==> flow/design.v <==
module ALU(
	input 			[15:0]	a,
	input 			[15:0]	b,
	input 			[3:0] 	opcode,
	output	reg 	[15:0]	out
);
always @(a, b, opcode) begin
	case (opcode)
		4'b0000: out <= b;			 
		4'b0001: out <= a + b;
		4'b0010: out <= a * b;
		4'b0011: out <= (b == 16'd0) ? 16'hFFFF : a / b;	 
		4'b0100: out <= a > b;
		4'b0101: out <= a == b;
		4'b0110: out <= a >> b;
		4'b0111: out <= a << b;
		4'b1000: out <= a - b;
		4'b1001: out <= a >>> b;	 
		4'b1010: out <= ~a;
		4'b1011: out <= a < b;		
		4'b1100: out <= a & b;		 
		4'b1101: out <= a | b;		 
		4'b1110: out <= a ^ b;		 
		4'b1111: out <= 16'd0;		 
		default: out <= 16'd0;
	endcase
end
endmodule 
module Mux_2(
	input 	 		select,
	input [15:0] 	a,
	input [15:0] 	b,
	output [15:0] 	out
);
assign out = select? b : a;
endmodule 
module Sign_ext_8(
	input 	[7:0] 	a,
	output 	[15:0] 	out
);
assign out = {{8{a[7]}}, a};
endmodule 
module Reg(
	input 						enable,
	input 						clk,
	input 						rst,
	input 			[15:0] 	D,
	output 	reg	[15:0] 	Q
);
always @(posedge clk) begin
	if (rst) Q <= 16'd0;
	else case (enable)
		1'b1:		Q <= D;
		1'b0:		Q <= Q;
		default: Q <= Q;
	endcase
end
endmodule 
module Register_file(
	input							clk,
	input							rst,
	input 						read_enable,
	input							write_enable,
	input 			[3:0]		reg1,
	input				[3:0]		reg2,
	input				[15:0] 	in_data,
	output	reg	[15:0]	out_data1,
	output	reg	[15:0]	out_data2
);
	reg [15:0]	enable;
	wire [15:0] r_out [0:15];
	Reg r0 (.enable(enable[0]), .clk(clk), .rst(rst), .D(in_data), .Q(r_out[0]));
	Reg r1 (.enable(enable[1]), .clk(clk), .rst(rst), .D(in_data), .Q(r_out[1]));
	Reg r2 (.enable(enable[2]), .clk(clk), .rst(rst), .D(in_data), .Q(r_out[2]));
	Reg r3 (.enable(enable[3]), .clk(clk), .rst(rst), .D(in_data), .Q(r_out[3]));
	Reg r4 (.enable(enable[4]), .clk(clk), .rst(rst), .D(in_data), .Q(r_out[4]));
	Reg r5 (.enable(enable[5]), .clk(clk), .rst(rst), .D(in_data), .Q(r_out[5]));
	Reg r6 (.enable(enable[6]), .clk(clk), .rst(rst), .D(in_data), .Q(r_out[6]));
	Reg r7 (.enable(enable[7]), .clk(clk), .rst(rst), .D(in_data), .Q(r_out[7]));
	Reg r8 (.enable(enable[8]), .clk(clk), .rst(rst), .D(in_data), .Q(r_out[8]));
	Reg r9 (.enable(enable[9]), .clk(clk), .rst(rst), .D(in_data), .Q(r_out[9]));
	Reg r10 (.enable(enable[10]), .clk(clk), .rst(rst), .D(in_data), .Q(r_out[10]));
	Reg r11 (.enable(enable[11]), .clk(clk), .rst(rst), .D(in_data), .Q(r_out[11]));
	Reg r12 (.enable(enable[12]), .clk(clk), .rst(rst), .D(in_data), .Q(r_out[12]));
	Reg r13 (.enable(enable[13]), .clk(clk), .rst(rst), .D(in_data), .Q(r_out[13]));
	Reg r14 (.enable(enable[14]), .clk(clk), .rst(rst), .D(in_data), .Q(r_out[14]));
	Reg r15 (.enable(enable[15]), .clk(clk), .rst(rst), .D(in_data), .Q(r_out[15]));
always @(*) begin
	case (read_enable)
		1'b1:	begin
			out_data1 = r_out[reg1];
			out_data2 = r_out[reg2];
		end
		default: begin
			out_data1 = 16'd0;
			out_data2 = 16'd0;
		end
	endcase
	case (write_enable)
		1'b1: enable = 16'd1 << reg1;
		default: enable = 16'd0;
	endcase
end
endmodule
module PC_counter(
	input 						replace,		 
	input 						increment,	 
	input 						add,			 
	input 						clk,
	input 						rst,
	input 			[15:0] 	D,
	output 	reg	[15:0] 	Q
);
always @(posedge clk) begin
	if (rst) begin
		Q <= 16'd0;
	end else if (replace) begin
		Q <= D;
	end else if (increment) begin
		Q <= Q + 1'b1;
	end else if (add) begin
		Q <= Q + D;
	end
end
endmodule 
module tick_FSM(
	input					clk,
	input					rst,
	output reg	[4:0]	tick
);
always @(posedge clk) begin
	if (rst) tick <= 5'b10000;
	else case (tick)
		5'b10000: 	tick <= 5'b01000;		 
		5'b01000: 	tick <= 5'b00100;		 
		5'b00100: 	tick <= 5'b00010;		 
		5'b00010: 	tick <= 5'b00001;		 
		5'b00001: 	tick <= 5'b10000;		 
		default: 	tick <= 5'b10000;
	endcase
end
endmodule 
module Control_unit(
	input 						clk,
	input 						rst,
	input							enable,
	input 			[15:0] 	instruction,
	input				[4:0]		tick,
	input 			[15:0]	alu_out,
	output			[3:0]		Reg_a,
	output			[3:0] 	Reg_b,
	output 			[7:0] 	Sign_ext_in,
	output	reg				Reg_r_enable,
	output	reg				Reg_w_enable,
	output 	reg				ALU_mux,				 
	output	reg				Sign_mux,			 
	output 	reg				write_data_mux,
	output 	reg				disp_enable,
	output 	reg	[2:0] 	PC_enables,
	output	reg	[3:0] 	ALU_op
);
assign Reg_a = instruction[11:8];
assign Reg_b = instruction[7:4];
assign Sign_ext_in = instruction[7:0];
reg				Reg_r_enable_q, Reg_w_enable_q, ALU_mux_q, Sign_mux_q, write_data_mux_q, disp_enable_q;
reg		[2:0]	PC_enables_q;
reg		[3:0]	ALU_op_q;
always @(posedge clk) begin
	if (rst) begin
		Reg_r_enable_q <= 1'b0;
		Reg_w_enable_q <= 1'b0;
		ALU_mux_q <= 1'b0;
		Sign_mux_q <= 1'b0;
		write_data_mux_q <= 1'b0;
		disp_enable_q <= 1'b0;
		PC_enables_q <= 3'b0;
		ALU_op_q <= 4'b0;
	end else begin
		Reg_r_enable_q <= Reg_r_enable;
		Reg_w_enable_q <= Reg_w_enable;
		ALU_mux_q <= ALU_mux;
		Sign_mux_q <= Sign_mux;
		write_data_mux_q <= write_data_mux;
		disp_enable_q <= disp_enable;
		PC_enables_q <= PC_enables;
		ALU_op_q <= ALU_op;
	end
end
always @(*) begin
	Reg_r_enable = Reg_r_enable_q;
	Reg_w_enable = Reg_w_enable_q;
	ALU_mux = ALU_mux_q;
	Sign_mux = Sign_mux_q;
	write_data_mux = write_data_mux_q;
	disp_enable = disp_enable_q;
	PC_enables = PC_enables_q;
	ALU_op = ALU_op_q;
	case (enable)
		1'b1: begin
			case (tick)
				5'b10000: begin
					Reg_w_enable = 1'b0;
					disp_enable = 1'b0;
					case (instruction[15:12])
						4'b0000: begin
						end
						4'b1111: begin
						end
						default: begin
						end
					endcase
				end
				5'b01000: begin
					Sign_mux = 1'b1;
					case (instruction[15:12])
						4'b0000: begin
							Reg_r_enable = 1'b1;
						end
						4'b1111: begin
						end
						default: begin
							Reg_r_enable = 1'b1;
						end
					endcase
				end
				5'b00100: begin
					Reg_r_enable = 1'b0;
					case (instruction[15:12])
						4'b0000: begin
							ALU_mux = 1'b0;					 
							ALU_op = instruction[3:0];		 
						end
						4'b1111: begin
						end
						default: begin
							ALU_mux = 1'b1;		 
							case (instruction[15:12])
								4'b0001: ALU_op = 4'b0001;	 
								4'b0010: ALU_op = 4'b0000;	 
								4'b0011: ALU_op = 4'b1100;	 
								4'b0100: ALU_op = 4'b1101;	 
								4'b0101: ALU_op = 4'b1110;	 
								4'b0110: ALU_op = 4'b0111;	 
								4'b0111: ALU_op = 4'b0110;	 
								4'b1000: ALU_op = 4'b1001;	 
								4'b1001: ALU_op = 4'b1010;	 
								4'b1010: begin 					 
									Sign_mux = 1'b0;
									ALU_op = 4'b0101;
								end
								4'b1011: begin						 
									Sign_mux = 1'b0;
									ALU_op = 4'b0100;	
								end
								4'b1100: begin						 
									Sign_mux = 1'b0;
									ALU_op = 4'b1011;	
								end
								4'b1101: ;	 
								4'b1110: ;	 
								default: ALU_op = 4'b0000;
							endcase
						end
					endcase
				end
				5'b00010: begin
					case (instruction[15:12])
						4'b0000: begin
						end
						4'b1111: begin
						end
						default: begin
						end
					endcase
				end
				5'b00001: begin
					case (instruction[15:12])
						4'b0000: begin
							write_data_mux = 1'b0;
							Reg_w_enable = 1'b1;
							PC_enables = 3'b010;
						end
						4'b1111: begin
						end
						default: begin
							case (instruction[15:12])
								4'b1001: disp_enable = 1'b1;	 
								4'b1010: begin 					 
									PC_enables = alu_out[0]? 3'b100 : 3'b010;
								end
								4'b1011: begin						 
									PC_enables = alu_out[0]? 3'b100 : 3'b010;
								end
								4'b1100: begin						 
									PC_enables = alu_out[0]? 3'b100 : 3'b010;
								end
								4'b1101: ;	 
								4'b1110: ;	 
								default: begin
									write_data_mux = 1'b0;
									Reg_w_enable = 1'b1;
									PC_enables = 3'b010;
								end
							endcase
						end
					endcase
				end
				default: begin	 
				end
			endcase
		end
		default: begin
			Reg_r_enable = 1'b0;
			Reg_w_enable = 1'b0;
			ALU_op = 4'b0;
		end
	endcase
end
endmodule 
module RISC_16(
	output	[15:0]		t_alu_in1, 
	output	[15:0]		t_alu_in2,
	output	[15:0]		t_alu_out,
	input 				clk,
	input 				rst,			 
	input 				enable,
	input 	[15:0] 	instruction,
	output 	[4:0] 	tick_out,
	output 	[15:0] 	display
);
assign 	t_alu_in1 = alu_in1; 
assign	t_alu_in2 = alu_in2;
assign 	t_alu_out = alu_out;
wire 	[15:0] 	alu_out;
wire 	[3:0]		reg_a, reg_b;
wire 	[3:0] 	alu_op;
wire	[2:0]		pc_enables;
wire 				reg_r_enable, reg_w_enable, alu_mux, w_data_mux, sign_mux, disp_enable; 
wire 	[15:0] 	alu_in1, alu_in2, reg_in1, reg_in2, reg_out2, reg_data_in, sign_out, sign_mux_out, pc_out;
wire 	[7:0] 	sign_in;
wire	[4:0]		tick;
assign tick_out = tick;
Control_unit C0 (
	.clk(clk),
	.rst(rst),
	.enable(enable),
	.instruction(instruction),
	.tick(tick),
	.alu_out(alu_out),
	.Reg_a(reg_a),
	.Reg_b(reg_b),
	.Sign_ext_in(sign_in),
	.Reg_r_enable(reg_r_enable),
	.Reg_w_enable(reg_w_enable),
	.ALU_mux(alu_mux),
	.Sign_mux(sign_mux),
	.write_data_mux(w_data_mux),
	.disp_enable(disp_enable),
	.PC_enables(pc_enables),
	.ALU_op(alu_op)
);
Register_file R0 (
	.clk(clk),
	.rst(rst),
	.read_enable(reg_r_enable),
	.write_enable(reg_w_enable),
	.reg1(reg_a),
	.reg2(reg_b),
	.in_data(reg_data_in),
	.out_data1(alu_in1),
	.out_data2(reg_out2)
);
PC_counter PC(
	.replace(pc_enables[0]),
	.increment(pc_enables[1]),
	.add(pc_enables[2]),
	.clk(clk),
	.rst(rst),
	.D(sign_out),
	.Q(pc_out)
);
ALU Alu (
	.a(alu_in1),
	.b(alu_in2),
	.opcode(alu_op),
	.out(alu_out)
);
tick_FSM Tick (
	.clk(clk),
	.rst(rst),
	.tick(tick)
);
Mux_2 ALU_mux (
	.select(alu_mux),
	.a(reg_out2),
	.b(sign_mux_out),
	.out(alu_in2)
);
Mux_2 Write_data_mux (
	.select(w_data_mux),
	.a(alu_out),
	.b(alu_out),		 
	.out(reg_data_in)
);
Mux_2 Sign_ext_mux(
	.select(sign_mux),
	.a(16'd0),
	.b(sign_out),		
	.out(sign_mux_out)
);
Sign_ext_8 sign_x (
	.a(sign_in),
	.out(sign_out)
);
Reg disp_register(
	.enable(disp_enable),
	.clk(clk),
	.rst(rst),
	.D(~alu_out),
	.Q(display)			 
);
endmodule 
### Step by step through the tools: RISC_16

What the tools print for RISC_16, step after step.
Line numbers count from 1 in the design file above.
Operators: Yosys type, input widths -> output width; for muxes data width and select width s.
Library cell names are shortened.
A cell with - has no value.

* top: RISC_16
* clock port: clk
* library: sky130hd
* library corner: tt_025C_1v80

### Word level

Counts by Yosys on the flattened word-level netlist (proc, flatten, opt, wreduce). Print and check cells are left out. Cells with the same type and inputs are merged into one.

* register bits: 286
* input bits: 19

* $add $sub $neg: 2
* multiply operators: 1
* divide/modulo/power cells: 1
* $lt $le $gt $ge: 2
* eq/ne operators: 65
* shifts and indexed selects: 4
* muxes and demuxes: 49
* bitwise operators: 5
* reduce/logical cells: 9

Operators by type and width (count)
* $pmux 16 s16: 3
* $mux 16: 23
* $div 16x16->16: 1
* $mul 16x16->16: 1
* $eq 4x4->1 const B: 32
* $eq 4x3->1 const B: 16
* $pmux 4 s12: 1
* $not 16->16: 2
* $eq 4x2->1 const B: 7
* $pmux 5 s4: 1
* $shl 1x4->16 const A: 1
* $add 16x16->16: 1
* $sub 16x16->16: 1
* $gt 16x16->1: 1
* $lt 16x16->1: 1
* $eq 16x16->1: 1
* $and 16x16->16: 1
* $or 16x16->16: 1
* $xor 16x16->16: 1
* $shl 16x16->16: 1
* $shr 16x16->16: 1
* $sshr 16x16->16: 1
* $logic_not 16->1: 1
* $eq 4x1->1 const B: 4
* $logic_not 4->1: 4
* $mux 1: 12
* $pmux 1 s2: 6
* $pmux 4 s2: 1

Other operator kinds: 9; their cells: 11.

### Logic depth

Longest topological path by Yosys (ltp), each cell counted once; first at word level (registers and memories cut), then after technology mapping (sequential cells cut; the memories' decode and read muxes count).

* depth in word-level cells: 13
* ABC_AREA: 0
* mapped depth: 184
* mapped depth without buffers: 165

### Mapped cells and area

Yosys stat after the flow's synthesis: flattened, memories mapped to cells. It holds for the ABC_AREA given above (unset counts as 0); a run with the other value may have another netlist.
Totals and module areas in this step are rounded.

* cells in the netlist: 3917
* cell area after synthesis: 29800 um^2
* flip-flops: 286
* buffers: 254

Cell types (count)
* dfxtp_1: 286
* ha_1: 237
* nand2_1: 533
* fa_1: 82
* a21oi_1: 280
* o21ai_0: 245
* nor2_1: 312
* inv_1: 210
* nand3b_1: 102
* mux2_2: 66
* mux2i_1: 69
* clkbuf_1: 156
* xnor2_1: 66
* a22o_1: 51
* nor3_1: 86
* nor2b_1: 63
* o21a_1: 52
* a22oi_1: 51

Not listed: further types 94, cells in them 970.
The figures by module come from a second, unflattened synthesis with its own total; it is not the netlist above.

* cell total of the unflattened synthesis: 3835
* area (unflattened synthesis): 31400 um^2

Each row is one instance without its submodules.

By module
* ALU: times used 1, cells 2046, area 14400 um^2, seq. area 0.0 um^2
* Reg: times used 17, cells 52, area 581 um^2, seq. area 320 um^2
* Register_file: times used 1, cells 654, area 4850 um^2, seq. area 0.0 um^2
* Control_unit: times used 1, cells 145, area 1130 um^2, seq. area 260 um^2
* Mux_2: times used 3, cells 18, area 249 um^2, seq. area 0.0 um^2
* tick_FSM: times used 1, cells 19, area 196 um^2, seq. area 100 um^2
* Sign_ext_8: times used 1, cells 16, area 120 um^2, seq. area 0.0 um^2
* RISC_16: times used 1, cells 17, area 63.8 um^2, seq. area 0.0 um^2

### Timing after synthesis

Source: OpenSTA report_checks on the synthesized netlist (no wires, ideal clock, input and output delay 20% of the period each), path of least setup slack; recovery checks are left aside. Register names are those of the netlist, which keeps one name where synthesis merged equal registers.

* path type: input-to-output
* start point: input port instruction[5]
* end point: output port t_alu_out[0]
* period: 70.0 ns
* external output delay: 14.000 ns
* arrival time: 46.247 ns
* required time: 56.000 ns
* setup slack: 9.753 ns
* delay of the path: 32.247 ns
* stages on the path: 173
* period reached after synthesis: 60.247 ns

"delay of the path" is the arrival time less input delay plus setup time.
At an output port there is no setup time.
"stages on the path" counts driving pins, that of a launching flip-flop among them; a cell with two outputs on the path counts twice.
"period reached after synthesis" is the clock period less the worst setup slack; recovery checks do not enter. This is arithmetic on one report: input and output delays are still those of the set period (20% each).
Between the ends stands the longest chain of elaborated cells between them, by number of cells; it is not shown to be the way that was timed. Of several equally long chains one is given.
Each line given opens the expression or statement behind the cell; cells for indexed reads and writes are added by Yosys, which also makes memories of some case tables.

* cells stage by stage: buf_4 buf_6 buf_2 buf_6 mux2_2 a32o_1 a221o_1 a221o_1 a32o_1 inv_2 buf_4 buf_4 buf_4 clkbuf_1 ha_1 a41o_1 and2_1 ha_1 [137 not listed] o31ai_1 clkbuf_1 nand2_1 o21ai_0 ha_1 a21boi_0 o21a_1 o21a_1 o21a_1 o21ai_0 a21oi_1 o31ai_1 a21boi_0 o2111ai_1 a31oi_1 nor3b_1 a21oi_2 buf_2
* length of the longest elaborated chain: 7
* elaborated cells on any way between the ends: 36

Ends and longest elaborated chain, after synthesis
* start, declared: RTL line 327 `input [15:0] instruction,`
* $eq 4x4->1: RTL line 92 `out_data2 = r_out[reg2];`
* $pmux 16 s16: RTL line 92
* $mux 16: RTL line 89 `case (read_enable)`
* $mux 16: RTL line 35 `assign out = select? b : a;`
* $div 16x16->16: RTL line 12 `4'b0011: out <= (b == 16'd0) ? 16'hFFFF : a / b;`
* $mux 16: RTL line 12
* $pmux 16 s16: RTL line 8 `case (opcode)`
* end, declared: RTL line 323 `output [15:0] t_alu_out,`

### Worst path after layout

From the final timing report of job 1: the path of least setup slack in the routed layout; clock arrival at registers is part of the times.

* path type: input-to-output
* start point: input port instruction[4]
* end point: output port t_alu_out[0]
* period: 79.5 ns
* external output delay: 15.90 ns
* arrival time: 59.86 ns
* required time: 63.60 ns
* setup slack: 3.74 ns
* stages on the path: 169

Between the ends stands the longest chain of elaborated cells between them, by number of cells; it is not shown to be the way that was timed. Of several equally long chains one is given.

* cells stage by stage: clkdlybuf4s50_1 buf_4 buf_6 nor2_1 nand2_1 clkbuf_1 o221ai_2 nand4_1 nor4b_2 buf_2 nand4b_1 and2_1 ha_1 a21o_1 o211ai_1 or3_1 a31o_1 ha_1 [133 not listed] o31ai_2 clkbuf_1 o21ai_0 ha_1 a21boi_0 o21a_1 o21a_1 o21a_1 o21ai_0 a21oi_1 o31ai_1 a21boi_0 o2111ai_1 a31oi_1 nor3b_1 a21oi_2 buf_2 clkdlybuf4s50_1
* length of the longest elaborated chain: 7
* elaborated cells on any way between the ends: 36

Ends and longest elaborated chain, after layout
* start, declared: RTL line 327 `input [15:0] instruction,`
* $eq 4x4->1: RTL line 92 `out_data2 = r_out[reg2];`
* $pmux 16 s16: RTL line 92
* $mux 16: RTL line 89 `case (read_enable)`
* $mux 16: RTL line 35 `assign out = select? b : a;`
* $div 16x16->16: RTL line 12 `4'b0011: out <= (b == 16'd0) ? 16'hFFFF : a / b;`
* $mux 16: RTL line 12
* $pmux 16 s16: RTL line 8 `case (opcode)`
* end, declared: RTL line 323 `output [15:0] t_alu_out,`

==> results <==
Below are 4 stored runs of the flow (Yosys, OpenROAD; platform sky130hd) on RISC_16, each with its settings and what was measured, unordered. Constraints: input delay and output delay 20% of the set period each, output load 0.01 pF.
"time of the worst setup path" means the part of the period allowed to the worst setup path (the constraints hold back 20% at inputs and 20% at outputs) less its slack; where the path has registers, the arrival times of their clocks count too.
Results are given in rounded form.

### Job 1

==> flow/run.sh <==
#!/bin/bash
# the make line also repeats the synthesis and layout settings of config.mk as NAME=value (left out here)
make -C /OpenROAD-flow-scripts/flow DESIGN_CONFIG=/design/flow/config.mk WORK_HOME=/design/flow/orfs CLKGATE_MAP_FILE= finish
==> flow/config.mk <==
export PLATFORM = sky130hd
export DESIGN_NAME = RISC_16
export DESIGN_NICKNAME = RISC_16
export VERILOG_FILES = /design/flow/design.v
export SDC_FILE = /design/flow/constraint.sdc
export NUM_CORES = 4
export LEC_CHECK = 0
export CAP_MARGIN = 20
export CORE_MARGIN = 2
export CORE_UTILIZATION = 25
export CTS_CLUSTER_DIAMETER = 271
export CTS_CLUSTER_SIZE = 78
export GPL_ROUTABILITY_DRIVEN = 0
export GPL_TIMING_DRIVEN = 0
export HOLD_SLACK_MARGIN = 0.19
export MAX_ROUTING_LAYER = met5
export PLACE_DENSITY_LB_ADDON = 0.22
export SLEW_MARGIN = 20
==> flow/constraint.sdc <==
create_clock -name core_clock -period 79.5 [get_ports {clk}]
set_input_delay 15.9000 -clock core_clock [delete_from_list [all_inputs] [get_ports {clk}]]
set_output_delay 15.9000 -clock core_clock [all_outputs]
set_load 0.01 [all_outputs]

Results of job 1:
- Mapped cell area after synthesis: 29,800 um^2
- Full die area: 122,000 um^2
- Area of the standard cells in the finished layout: 33,200 um^2
- Utilization of the finished layout: 28.1%
- Worst slack on setup checks: 3.74 ns
- Total negative setup slack: 0.000 ns
- Time of the worst setup path: 43.96 ns
- Critical path kind: input-to-output

### Job 2

==> flow/run.sh <==
#!/bin/bash
# the make line also repeats the synthesis and layout settings of config.mk as NAME=value (left out here)
make -C /OpenROAD-flow-scripts/flow DESIGN_CONFIG=/design/flow/config.mk WORK_HOME=/design/flow/orfs CLKGATE_MAP_FILE= finish
==> flow/config.mk <==
export PLATFORM = sky130hd
export DESIGN_NAME = RISC_16
export DESIGN_NICKNAME = RISC_16
export VERILOG_FILES = /design/flow/design.v
export SDC_FILE = /design/flow/constraint.sdc
export NUM_CORES = 4
export LEC_CHECK = 0
export CAP_MARGIN = 0
export CELL_PAD_IN_SITES_DETAIL_PLACEMENT = 0
export CORE_ASPECT_RATIO = 1.6
export CORE_MARGIN = 2
export CORE_UTILIZATION = 61
export GPL_ROUTABILITY_DRIVEN = 0
export GPL_TIMING_DRIVEN = 0
export MIN_ROUTING_LAYER = met2
export SETUP_SLACK_MARGIN = 5.0
export SLEW_MARGIN = 40
==> flow/constraint.sdc <==
create_clock -name core_clock -period 70.0 [get_ports {clk}]
set_input_delay 14.0000 -clock core_clock [delete_from_list [all_inputs] [get_ports {clk}]]
set_output_delay 14.0000 -clock core_clock [all_outputs]
set_load 0.01 [all_outputs]

Outcome of job 2: no final report: routing broke off with GRT-0116

### Job 3

==> flow/run.sh <==
#!/bin/bash
# the make line also repeats the synthesis and layout settings of config.mk as NAME=value (left out here)
make -C /OpenROAD-flow-scripts/flow DESIGN_CONFIG=/design/flow/config.mk WORK_HOME=/design/flow/orfs CLKGATE_MAP_FILE= finish
==> flow/config.mk <==
export PLATFORM = sky130hd
export DESIGN_NAME = RISC_16
export DESIGN_NICKNAME = RISC_16
export VERILOG_FILES = /design/flow/design.v
export SDC_FILE = /design/flow/constraint.sdc
export NUM_CORES = 4
export LEC_CHECK = 0
export CAP_MARGIN = 20
export CORE_MARGIN = 2
export CORE_UTILIZATION = 40
export SETUP_SLACK_MARGIN = 3.01
export SLEW_MARGIN = 20
==> flow/constraint.sdc <==
create_clock -name core_clock -period 68.2 [get_ports {clk}]
set_input_delay 13.6400 -clock core_clock [delete_from_list [all_inputs] [get_ports {clk}]]
set_output_delay 13.6400 -clock core_clock [all_outputs]
set_load 0.01 [all_outputs]

Results of job 3:
- Mapped cell area after synthesis: 29,800 um^2
- Full die area: 76,600 um^2
- Area of the standard cells in the finished layout: 32,900 um^2
- Utilization of the finished layout: 44.4%
- Worst slack on setup checks: 5.71 ns
- Total negative setup slack: 0.000 ns
- Time of the worst setup path: 35.21 ns
- Critical path kind: input-to-output

### Job 4

==> flow/run.sh <==
#!/bin/bash
# the make line also repeats the synthesis and layout settings of config.mk as NAME=value (left out here)
make -C /OpenROAD-flow-scripts/flow DESIGN_CONFIG=/design/flow/config.mk WORK_HOME=/design/flow/orfs CLKGATE_MAP_FILE= finish
==> flow/config.mk <==
export PLATFORM = sky130hd
export DESIGN_NAME = RISC_16
export DESIGN_NICKNAME = RISC_16
export VERILOG_FILES = /design/flow/design.v
export SDC_FILE = /design/flow/constraint.sdc
export NUM_CORES = 4
export LEC_CHECK = 0
export CAP_MARGIN = 20
export CORE_MARGIN = 2
export CORE_UTILIZATION = 32
export CTS_CLUSTER_DIAMETER = 288
export PLACE_DENSITY_LB_ADDON = 0.01
export SETUP_SLACK_MARGIN = 5.0
export SLEW_MARGIN = 20
export TNS_END_PERCENT = 95
==> flow/constraint.sdc <==
create_clock -name core_clock -period 68.7 [get_ports {clk}]
set_input_delay 13.7400 -clock core_clock [delete_from_list [all_inputs] [get_ports {clk}]]
set_output_delay 13.7400 -clock core_clock [all_outputs]
set_load 0.01 [all_outputs]

Results of job 4:
- Mapped cell area after synthesis: 29,800 um^2
- Full die area: 95,500 um^2
- Area of the standard cells in the finished layout: 34,100 um^2
- Utilization of the finished layout: 37.1%
- Worst slack on setup checks: 6.92 ns
- Total negative setup slack: 0.000 ns
- Time of the worst setup path: 34.30 ns
- Critical path kind: input-to-output
